==> flow/design.v <==
module convolve #(parameter KERNEL_SIZE = 9,
                  parameter DATA_WIDTH  = 8,
                  parameter KDATA_WIDTH = 8,
                  parameter ACTIVATION  = "RELU")
(
   input  logic                   clk,
   input  logic                   rst,
   input  logic                   en_convolve,
   input  logic [0:KERNEL_SIZE-1] [DATA_WIDTH-1:0] image,
   input  logic [0:KERNEL_SIZE-1][KDATA_WIDTH-1:0] kernel,  
   output logic  [DATA_WIDTH-1:0] feature_map,
   output logic                   feature_out
);
function [DATA_WIDTH-1:0] activation;
   input [DATA_WIDTH+KDATA_WIDTH+$clog2(KERNEL_SIZE)-1:0] weighted_inputs;
   begin
      case(ACTIVATION)
         "RELU": begin
            if (weighted_inputs[DATA_WIDTH+KDATA_WIDTH+$clog2(KERNEL_SIZE)-1]) activation = 0;  
            else activation = weighted_inputs[DATA_WIDTH+KDATA_WIDTH-2-1:KDATA_WIDTH-2];      
         end
         "SIGNUM": begin
            if (weighted_inputs[DATA_WIDTH+KDATA_WIDTH+$clog2(KERNEL_SIZE)-1]) activation = 0;  
            else activation = {DATA_WIDTH{1'b1}};
         end
         default: activation = 'h0;
      endcase
   end
endfunction
function [KDATA_WIDTH-1:0] twos_compl;
   input [KDATA_WIDTH-1:0] kernel;
   twos_compl = (~kernel) + 1;
endfunction
logic en_convolve_q;
logic [0:KERNEL_SIZE-1][DATA_WIDTH+KDATA_WIDTH-1:0] feat_mult_c;
logic [0:KERNEL_SIZE-1][DATA_WIDTH+KDATA_WIDTH-1:0] feat_mult_q;
logic [DATA_WIDTH+KDATA_WIDTH+$clog2(KERNEL_SIZE)-1:0] feature_map_c;
logic [0:KERNEL_SIZE-1][KDATA_WIDTH-1:0] kernel_abs;
always_comb begin
   for (int i=0;i<KERNEL_SIZE; i=i+1) begin
      kernel_abs[i] = kernel[i][KDATA_WIDTH-1] ? twos_compl(kernel[i]) : kernel[i];  
   end
end
always_comb begin
   feat_mult_c = 'h0;
   for (int i=0; i<KERNEL_SIZE; i=i+1) begin
      feat_mult_c[i][DATA_WIDTH+KDATA_WIDTH-1]     = kernel[i][KDATA_WIDTH-1];                 
      feat_mult_c[i][DATA_WIDTH+KDATA_WIDTH-2:0]   = image[i]*kernel_abs[i][KDATA_WIDTH-2:0];  
   end
end
always_comb begin
   feature_map_c = 'h0;
   for (int i=0; i<KERNEL_SIZE; i=i+1) begin
      feature_map_c = feat_mult_q[i][DATA_WIDTH+KDATA_WIDTH-1] ? feature_map_c - feat_mult_q[i][DATA_WIDTH+KDATA_WIDTH-2:0]:  
                                                                 feature_map_c + feat_mult_q[i][DATA_WIDTH+KDATA_WIDTH-2:0];   
   end
end
always_ff@(posedge clk) begin
   en_convolve_q <= en_convolve;
end
always_ff@(posedge clk, negedge rst) begin
   if (~rst) begin
      feat_mult_q <= 'h0;
      feature_map <= 'h0;
      feature_out <= 1'b0;
   end
   else begin
      if (en_convolve) begin
         feat_mult_q <= feat_mult_c;
      end
      if (en_convolve_q) begin
         feature_map <= activation(feature_map_c);  
         feature_out <= 1'b1;
      end else begin
         feature_map <= 'h0;
         feature_out <= 1'b0;
      end
   end
end
endmodule
module conv_layer # (parameter KERNEL_SIZE = 3,
                     parameter IMGCOL      = 8,
                     parameter IMGROW      = 8,
                     parameter DATA_WIDTH  = 8,
                     parameter KDATA_WIDTH = 8,
                     parameter ACTIVATION  = "RELU")
(
   input  logic                   clk,
   input  logic                   rst,
   input  logic [0:IMGROW-1][0:IMGCOL-1][DATA_WIDTH-1:0]  image,
   input  logic [0:KERNEL_SIZE-1][0:KERNEL_SIZE-1][KDATA_WIDTH-1:0] kernel,   
   output logic [0:IMGROW-KERNEL_SIZE][0:IMGCOL-KERNEL_SIZE][DATA_WIDTH-1:0]  conv_out,
   output logic                   layer_done_out
);
localparam PAD_SIZE = (KERNEL_SIZE-1)/2;
logic [0:KERNEL_SIZE*KERNEL_SIZE-1][DATA_WIDTH-1:0]  img_window;
logic [0:KERNEL_SIZE*KERNEL_SIZE-1][KDATA_WIDTH-1:0] ker_window;
logic [$clog2(IMGCOL)-1:0] col;
logic [$clog2(IMGROW+1)-1:0] row;
logic [$clog2(IMGCOL-KERNEL_SIZE):0] out_col;
logic [$clog2(IMGROW-KERNEL_SIZE):0] out_row;
logic en_convolve, layer_conv_done, feature_out;
logic [DATA_WIDTH-1:0]  activated_feature;
always_ff@(posedge clk or negedge rst) begin
   if (~rst) begin
      row <= 'h0;
      col <= 'h0;
      layer_conv_done <= 1'b0;
   end
   else begin
      if (row == IMGROW) begin
         row <= 'h0;
         col <= 'h0;
         layer_conv_done <= 1'b1;
      end else if (col==IMGCOL-1) begin
         row <= row+'h1;
         col <= 'h0;
      end else begin
         col <= col+'h1;
         layer_conv_done <= 1'b0;
      end
   end
end
assign layer_done_out = layer_conv_done;
always_comb begin
   for (int i=0; i<KERNEL_SIZE; i=i+1) begin  
      for (int j=0; j<KERNEL_SIZE; j=j+1) begin   
         ker_window[i*KERNEL_SIZE+j] = kernel[i][j];
      end
   end
end
always_ff@(posedge clk or negedge rst) begin
   if (~rst) begin
      img_window  <= 'h0;
      en_convolve <= 1'b0;
   end else begin
      if (row>PAD_SIZE-1 && row<IMGROW-PAD_SIZE &&   
          col>PAD_SIZE-1 && col<IMGCOL-PAD_SIZE)    
      begin
         en_convolve <= 1'b1;
         for (int i=0; i<KERNEL_SIZE; i=i+1) begin  
            for (int j=0; j<KERNEL_SIZE; j=j+1) begin   
               img_window[i*KERNEL_SIZE+j] <= image[row-PAD_SIZE+i][col-PAD_SIZE+j];
            end
         end
      end else begin
         en_convolve <= 1'b0;
         img_window  <= 'h0;
      end
   end
end
convolve #(
   .KERNEL_SIZE (KERNEL_SIZE*KERNEL_SIZE),
   .DATA_WIDTH  (DATA_WIDTH),
   .KDATA_WIDTH (KDATA_WIDTH),
   .ACTIVATION  (ACTIVATION)
) u_convolve (
   .clk          (clk),
   .rst          (rst),
   .en_convolve  (en_convolve),
   .image        (img_window),
   .kernel       (ker_window),
   .feature_map  (activated_feature),
   .feature_out  (feature_out)
);
always_ff@(posedge clk or negedge rst) begin
   if (~rst) begin
      out_row <= 'h0;
      out_col <= 'h0;
   end
   else if (feature_out || layer_conv_done) begin
      if (out_row == IMGROW-KERNEL_SIZE+1 || layer_conv_done) begin
         out_row <= 'h0;
         out_col <= 'h0;
      end else if (out_col==IMGCOL-KERNEL_SIZE) begin
         out_row <= out_row+'h1;
         out_col <= 'h0;
      end else begin
         out_col <= out_col+'h1;
      end
   end
end
always_ff@(posedge clk or negedge rst) begin
   if (~rst) begin
      conv_out <= 'h0;
   end else if (out_row <= IMGROW-KERNEL_SIZE && out_col <= IMGCOL-KERNEL_SIZE) begin
      conv_out[out_row][out_col] <= activated_feature;
   end
end
endmodule
module conv_top (
   input  logic         clk,
   input  logic         rst,
   input  logic [511:0] image,
   input  logic [71:0]  kernel,
   output logic [287:0] conv_out,
   output logic         layer_done_out
);
logic [0:7][0:7][7:0] image_a;
logic [0:2][0:2][7:0] kernel_a;
logic [0:5][0:5][7:0] conv_out_a;
always_comb begin
   for (int r=0; r<8; r++)
      for (int c=0; c<8; c++)
         image_a[r][c] = image[(r*8+c)*8 +: 8];
   for (int i=0; i<3; i++)
      for (int j=0; j<3; j++)
         kernel_a[i][j] = kernel[(i*3+j)*8 +: 8];
   for (int r=0; r<6; r++)
      for (int c=0; c<6; c++)
         conv_out[(r*6+c)*8 +: 8] = conv_out_a[r][c];
end
conv_layer #(
   .KERNEL_SIZE (3),
   .IMGCOL      (8),
   .IMGROW      (8),
   .DATA_WIDTH  (8),
   .KDATA_WIDTH (8),
   .ACTIVATION  ("RELU")
) u_conv_layer (
   .clk            (clk),
   .rst            (rst),
   .image          (image_a),
   .kernel         (kernel_a),
   .conv_out       (conv_out_a),
   .layer_done_out (layer_done_out)
);
endmodule
### Reports on conv_top

Tool output for the design above, in the order of the flow.
Line numbers count from 1 in the design file above.
Operators carry their Yosys type and port widths (W data, S select, Z words).
Library cell names are shortened.
A cell with - has no value.

| design | value |
|---|---|
| top module | conv_top |
| clock port | clk |
| library | sky130hd |
| library corner | tt_025C_1v80 |

### Word level

Yosys after proc, flatten, opt, wreduce and memory -nomap, before mapping. Memory bits, and registers merged into a memory's read port (data or address), are not among the register bits. Print and check cells are not counted. Equal cells are merged and count once.

| word-level totals | value |
|---|---|
| register bits after elaboration | 531 |
| bits of input ports | 586 |
| output and inout bits | 289 |
| elaborated cells | 161 |

| operators by class | value |
|---|---|
| add/subtract/negate cells | 55 |
| multipliers | 10 |
| magnitude comparators | 6 |
| equal/unequal tests | 5 |
| shift-type cells | 11 |
| multiplexer cells | 41 |
| bitwise logic cells | 12 |
| reduce/logical cells | 9 |

Operators by type and width:

| operator | number |
|---|---|
| $shiftx A512 B32 Y8 | 9 |
| $mul A8 B7 Y15 | 9 |
| $add A32 B32 Y32 | 10 |
| $and A288 B288 Y288 | 1 |
| $or A288 B288 Y288 | 1 |
| $not A288 Y288 | 1 |
| $shift A8 B33 Y288 | 1 |
| $shift A8 B33 Y288 const A | 1 |
| $mux W20 | 9 |
| $add A20 B15 Y20 | 8 |
| $sub A20 B15 Y20 | 8 |
| $mux W8 | 11 |
| $sub A3 B29 Y29 const A | 3 |
| $sub A3 B26 Y26 const A | 3 |
| $mul A32 B2 Y28 const B | 1 |
| $add A7 B1 Y7 const B | 9 |
| $not A7 Y7 | 9 |
| $mux W7 | 9 |
| $neg A32 Y33 | 1 |
| $add A29 B1 Y29 const B | 1 |
| $add A29 B2 Y29 const B | 1 |
| $add A26 B1 Y26 const B | 1 |
| $add A26 B2 Y26 const B | 1 |
| $mux W4 | 6 |
| $sub A1 B15 Y16 const A | 1 |
| $add A4 B1 Y4 const B | 3 |
| $sub A3 B4 Y5 const A | 2 |
| $le A4 B3 Y1 const B | 2 |

Other operator kinds: 17; their cells: 27.

### Logic depth

Longest topological path by Yosys (ltp), each cell counted once; first at word level (registers and memories cut), then after technology mapping (sequential cells cut; the memories' decode and read muxes count).

| logic depth | value |
|---|---|
| depth after elaboration | 20 |
| ABC_AREA | 1 |
| gate-level depth with buffers | 62 |
| gate-level depth less buffers | 62 |

### Mapped cells and area

Source: synth_stat.txt of the flow (Yosys; design flattened, memories mapped). It holds for the ABC_AREA given above (unset counts as 0); a run with the other value may have another netlist.
The area totals of this step are shown rounded.

Cells by type:

| type | number | area in all (um^2) |
|---|---|---|
| dfrtp_1 | 530 | 1.33E+04 |
| nand2_1 | 2,581 | 9.69E+03 |
| ha_1 | 529 | 6.62E+03 |
| fa_1 | 281 | 5.63E+03 |
| inv_1 | 1,496 | 5.62E+03 |
| o21ai_0 | 936 | 4.68E+03 |
| a21oi_1 | 586 | 2.93E+03 |
| nor2_1 | 613 | 2.3E+03 |
| xor2_1 | 255 | 2.23E+03 |
| nand4_1 | 331 | 2.07E+03 |
| clkbuf_1 | 395 | 1.48E+03 |
| nand3_1 | 292 | 1.46E+03 |
| o211ai_1 | 137 | 1.03E+03 |
| xnor2_1 | 115 | 1.01E+03 |
| mux2i_1 | 59 | 590.566 |
| or2_2 | 67 | 419.152 |
| nor3_1 | 74 | 370.355 |
| a31oi_1 | 51 | 319.056 |

Not listed: further types 45, cells in them 530.

| synthesis totals | value |
|---|---|
| cells in the netlist | 9,858 |
| chip area (Yosys) | 65,500 um^2 |
| area of sequential cells | 13,300 um^2 |
| flip-flops | 531 |
| buffers | 467 |

### Worst setup path after synthesis

OpenSTA on the mapped netlist: ideal clock, no wires. The path of least setup slack (recovery checks aside). Input and output delay are each 20% of the period. Register names are those of the netlist, which keeps one name where synthesis merged equal registers.

| timing path after synthesis | value |
|---|---|
| path type | register to register |
| from | register u_conv_layer.u_convolve.feat_mult_q |
| to | register u_conv_layer.u_convolve.feature_map[0] |
| clock period | 11.0 ns |
| setup time | 0.079 ns |
| launch time at the first pin | 0.000 ns |
| arrival | 9.340 ns |
| data required time | 10.921 ns |
| path slack | 1.581 ns |
| path delay | 9.419 ns |
| stages | 55 |
| buffers on the path | 1 |
| synthesis period reached | 9.419 ns |

"path delay" is the arrival time less input delay plus setup time.
"stages": output pins that drive a net of the path, with the launching flip-flop's if there is one; two outputs of one cell count as two.
"synthesis period reached" = period - worst setup slack (recovery checks aside). The figure is calculated, with input and output delays left at 20% of the set period.
Where an end lacks its bit number, it is one bit of the signal, or one of the new flip-flops if synthesis recoded a state register.
The rows between start and end are the longest chain of elaborated cells between them; the timing report does not say that the signal goes this way. Where chains are equally long, one stands for them.
Each line given opens the expression or statement behind the cell; cells for indexed reads and writes are added by Yosys, which also makes memories of some case tables.
A register here has more assigning lines than the two given.

| on the way, after synthesis | value |
|---|---|
| cell sequence | dfrtp_1 clkbuf_1 clkinv_1 or2_2 o21ai_0 inv_1 ha_1 nand3_1 nand2_1 xor2_1 ha_1 nand2_1 nand2_1 a31oi_1 o21ai_0 xor2_1 ha_1 a21oi_1 [... 19 more ...] nand3_1 nand2_1 xor2_1 ha_1 a21oi_1 o21ai_0 a21oi_1 nor2_1 o21ai_0 nand2_1 xor2_1 ha_1 nand4_1 o41ai_1 xnor2_1 xnor2_1 nand3_1 a21oi_1 |
| cells in the longest elaborated chain | 19 |
| elaborated cells between the ends (all ways) | 27 |
| source lines of those cells | 4 |
| those cells by class | add/sub (16); mux (11) |

Ends and longest elaborated chain, after synthesis:

| item | line | source |
|---|---|---|
| start: declaration | 36 | `logic [0:KERNEL_SIZE-1][DATA_WIDTH+KDATA_WIDTH-1:0] feat_mult_q;` |
| start: assignment | 63 | `feat_mult_q <= 'h0;` |
| start: assignment | 69 | `feat_mult_q <= feat_mult_c;` |
| $mux W20 | 54 | `feature_map_c = feat_mult_q[i][DATA_WIDTH+KDATA_WIDTH-1] ? feature_map_c - feat_mult_q[i][DATA_WIDTH+KDATA_WID ...` |
| $add A20 B15 Y20 | 55 | `feature_map_c + feat_mult_q[i][DATA_WIDTH+KDATA_WIDTH-2:0];` |
| $mux W20 | 54 |  |
| $add A20 B15 Y20 | 55 |  |
| $mux W20 | 54 |  |
| $add A20 B15 Y20 | 55 |  |
| $mux W20 | 54 |  |
| [... 5 more ...] | - |  |
| $mux W20 | 54 |  |
| $add A20 B15 Y20 | 55 |  |
| $mux W20 | 54 |  |
| $add A20 B15 Y20 | 55 |  |
| $mux W20 | 54 |  |
| $mux W8 | 19 | `if (weighted_inputs[DATA_WIDTH+KDATA_WIDTH+$clog2(KERNEL_SIZE)-1]) activation = 0;` |
| $mux W8 | 71 | `if (en_convolve_q) begin` |
| end: assignment | 72 | `feature_map <= activation(feature_map_c);` |
| end: assignment | 75 | `feature_map <= 'h0;` |
| end: declaration | 11 | `output logic  [DATA_WIDTH-1:0] feature_map,` |

### Path in the finished layout

From the final timing report of entry A: the path of least setup slack in the routed layout; clock arrival at registers is part of the times.

| timing path after layout | value |
|---|---|
| path type | register to register |
| from | register u_conv_layer.u_convolve.feat_mult_q |
| to | register u_conv_layer.u_convolve.feature_map[3] |
| clock period | 11.0 ns |
| setup time | 0.07 ns |
| launch time at the first pin | 0.68 ns |
| arrival | 10.19 ns |
| data required time | 11.61 ns |
| path slack | 1.42 ns |
| stages | 63 |
| buffers on the path | 23 |

Where an end lacks its bit number, it is one bit of the signal, or one of the new flip-flops if synthesis recoded a state register.
The rows between start and end are the longest chain of elaborated cells between them; the timing report does not say that the signal goes this way. Where chains are equally long, one stands for them.
A register here has more assigning lines than the two given.

| on the way, after layout | value |
|---|---|
| cell sequence | dfrtp_1 buf_6 nor3_4 nor2_4 xor2_2 ha_4 a21o_1 a31oi_4 buf_6 o21ai_4 xor2_1 ha_1 buf_6 xor2_4 ha_4 nand2_2 o21ai_2 a21oi_2 [... 27 more ...] buf_4 buf_4 buf_4 buf_4 buf_4 buf_4 buf_4 buf_4 nand2_1 nand3_2 xor2_2 inv_1 nand3_2 nand2_2 nand2_4 nand2_4 nand2_8 a21oi_2 |
| cells in the longest elaborated chain | 20 |
| elaborated cells between the ends (all ways) | 28 |
| source lines of those cells | 4 |
| those cells by class | add/sub (17); mux (11) |

Ends and longest elaborated chain, after layout:

| item | line | source |
|---|---|---|
| start: declaration | 36 | `logic [0:KERNEL_SIZE-1][DATA_WIDTH+KDATA_WIDTH-1:0] feat_mult_q;` |
| start: assignment | 63 | `feat_mult_q <= 'h0;` |
| start: assignment | 69 | `feat_mult_q <= feat_mult_c;` |
| $sub A1 B15 Y16 | 54 | `feature_map_c = feat_mult_q[i][DATA_WIDTH+KDATA_WIDTH-1] ? feature_map_c - feat_mult_q[i][DATA_WIDTH+KDATA_WID ...` |
| $mux W20 | 54 |  |
| $add A20 B15 Y20 | 55 | `feature_map_c + feat_mult_q[i][DATA_WIDTH+KDATA_WIDTH-2:0];` |
| $mux W20 | 54 |  |
| $add A20 B15 Y20 | 55 |  |
| $mux W20 | 54 |  |
| $add A20 B15 Y20 | 55 |  |
| [... 6 more ...] | - |  |
| $mux W20 | 54 |  |
| $add A20 B15 Y20 | 55 |  |
| $mux W20 | 54 |  |
| $add A20 B15 Y20 | 55 |  |
| $mux W20 | 54 |  |
| $mux W8 | 19 | `if (weighted_inputs[DATA_WIDTH+KDATA_WIDTH+$clog2(KERNEL_SIZE)-1]) activation = 0;` |
| $mux W8 | 71 | `if (en_convolve_q) begin` |
| end: assignment | 72 | `feature_map <= activation(feature_map_c);` |
| end: assignment | 75 | `feature_map <= 'h0;` |
| end: declaration | 11 | `output logic  [DATA_WIDTH-1:0] feature_map,` |

## Implementation results

Top module conv_top; platform sky130hd; tools Yosys and OpenROAD; 3 stored runs in no particular order. Input and output delays are each 20% of the period that was set; the output load is 0.01 pF.
"achieved period" means the clock period less the worst setup slack. The figure is calculated, with input and output delays left at 20% of the set period.
The results are shown rounded.
Among the settings, - means not set for that run.
Among the results, - means that no value is shown for the run.

| run name | ABC_AREA | CAP_MARGIN | CELL_PAD_IN_SITES_DETAIL_PLACEMENT | CELL_PAD_IN_SITES_GLOBAL_PLACEMENT | CORE_MARGIN | CORE_UTILIZATION | CTS_CLUSTER_DIAMETER | GPL_TIMING_DRIVEN | HOLD_SLACK_MARGIN | SETUP_SLACK_MARGIN | SLEW_MARGIN | TNS_END_PERCENT | period_ns | CORE_ASPECT_RATIO | PLACE_DENSITY | CTS_CLUSTER_SIZE | MAX_ROUTING_LAYER | PLACE_DENSITY_LB_ADDON | standard-cell area after routing (um^2) | achieved period (ns) | die area (um^2) | worst hold slack in the final report (ns) | chip area after synthesis (Yosys) (um^2) | setup TNS (ns) | worst slack on setup checks (ns) |
|---|---|---|---|---|---|---|---|---|---|---|---|---|---|---|---|---|---|---|---|---|---|---|---|---|---|
| entry A | 1 | 5 | 1 | 1 | 8 | 21 | 107 | 0 | 0.15 | 2.02 | 25 | 65 | 11.0 | - | - | - | - | - | 85,400 | 9.581 | 330,000 | 0.406 | 65,500 | 0.000 | 1.42 |
| entry B | - | 20 | - | 0 | 2 | 70 | - | - | - | 3.44 | 25 | 30 | 11.5 | 1.34 | 0.51 | - | - | - | - | - | - | - | - | - | - |
| entry C | - | 20 | - | 3 | 2 | 57 | - | 0 | - | 3.15 | 20 | - | 13.0 | - | - | 38 | met5 | 0.02 | - | - | - | - | - | - | - |

Entry B: stopped before the end: routing reported GRT-0116
Entry C: stopped before the end: placement reported FLW-0024
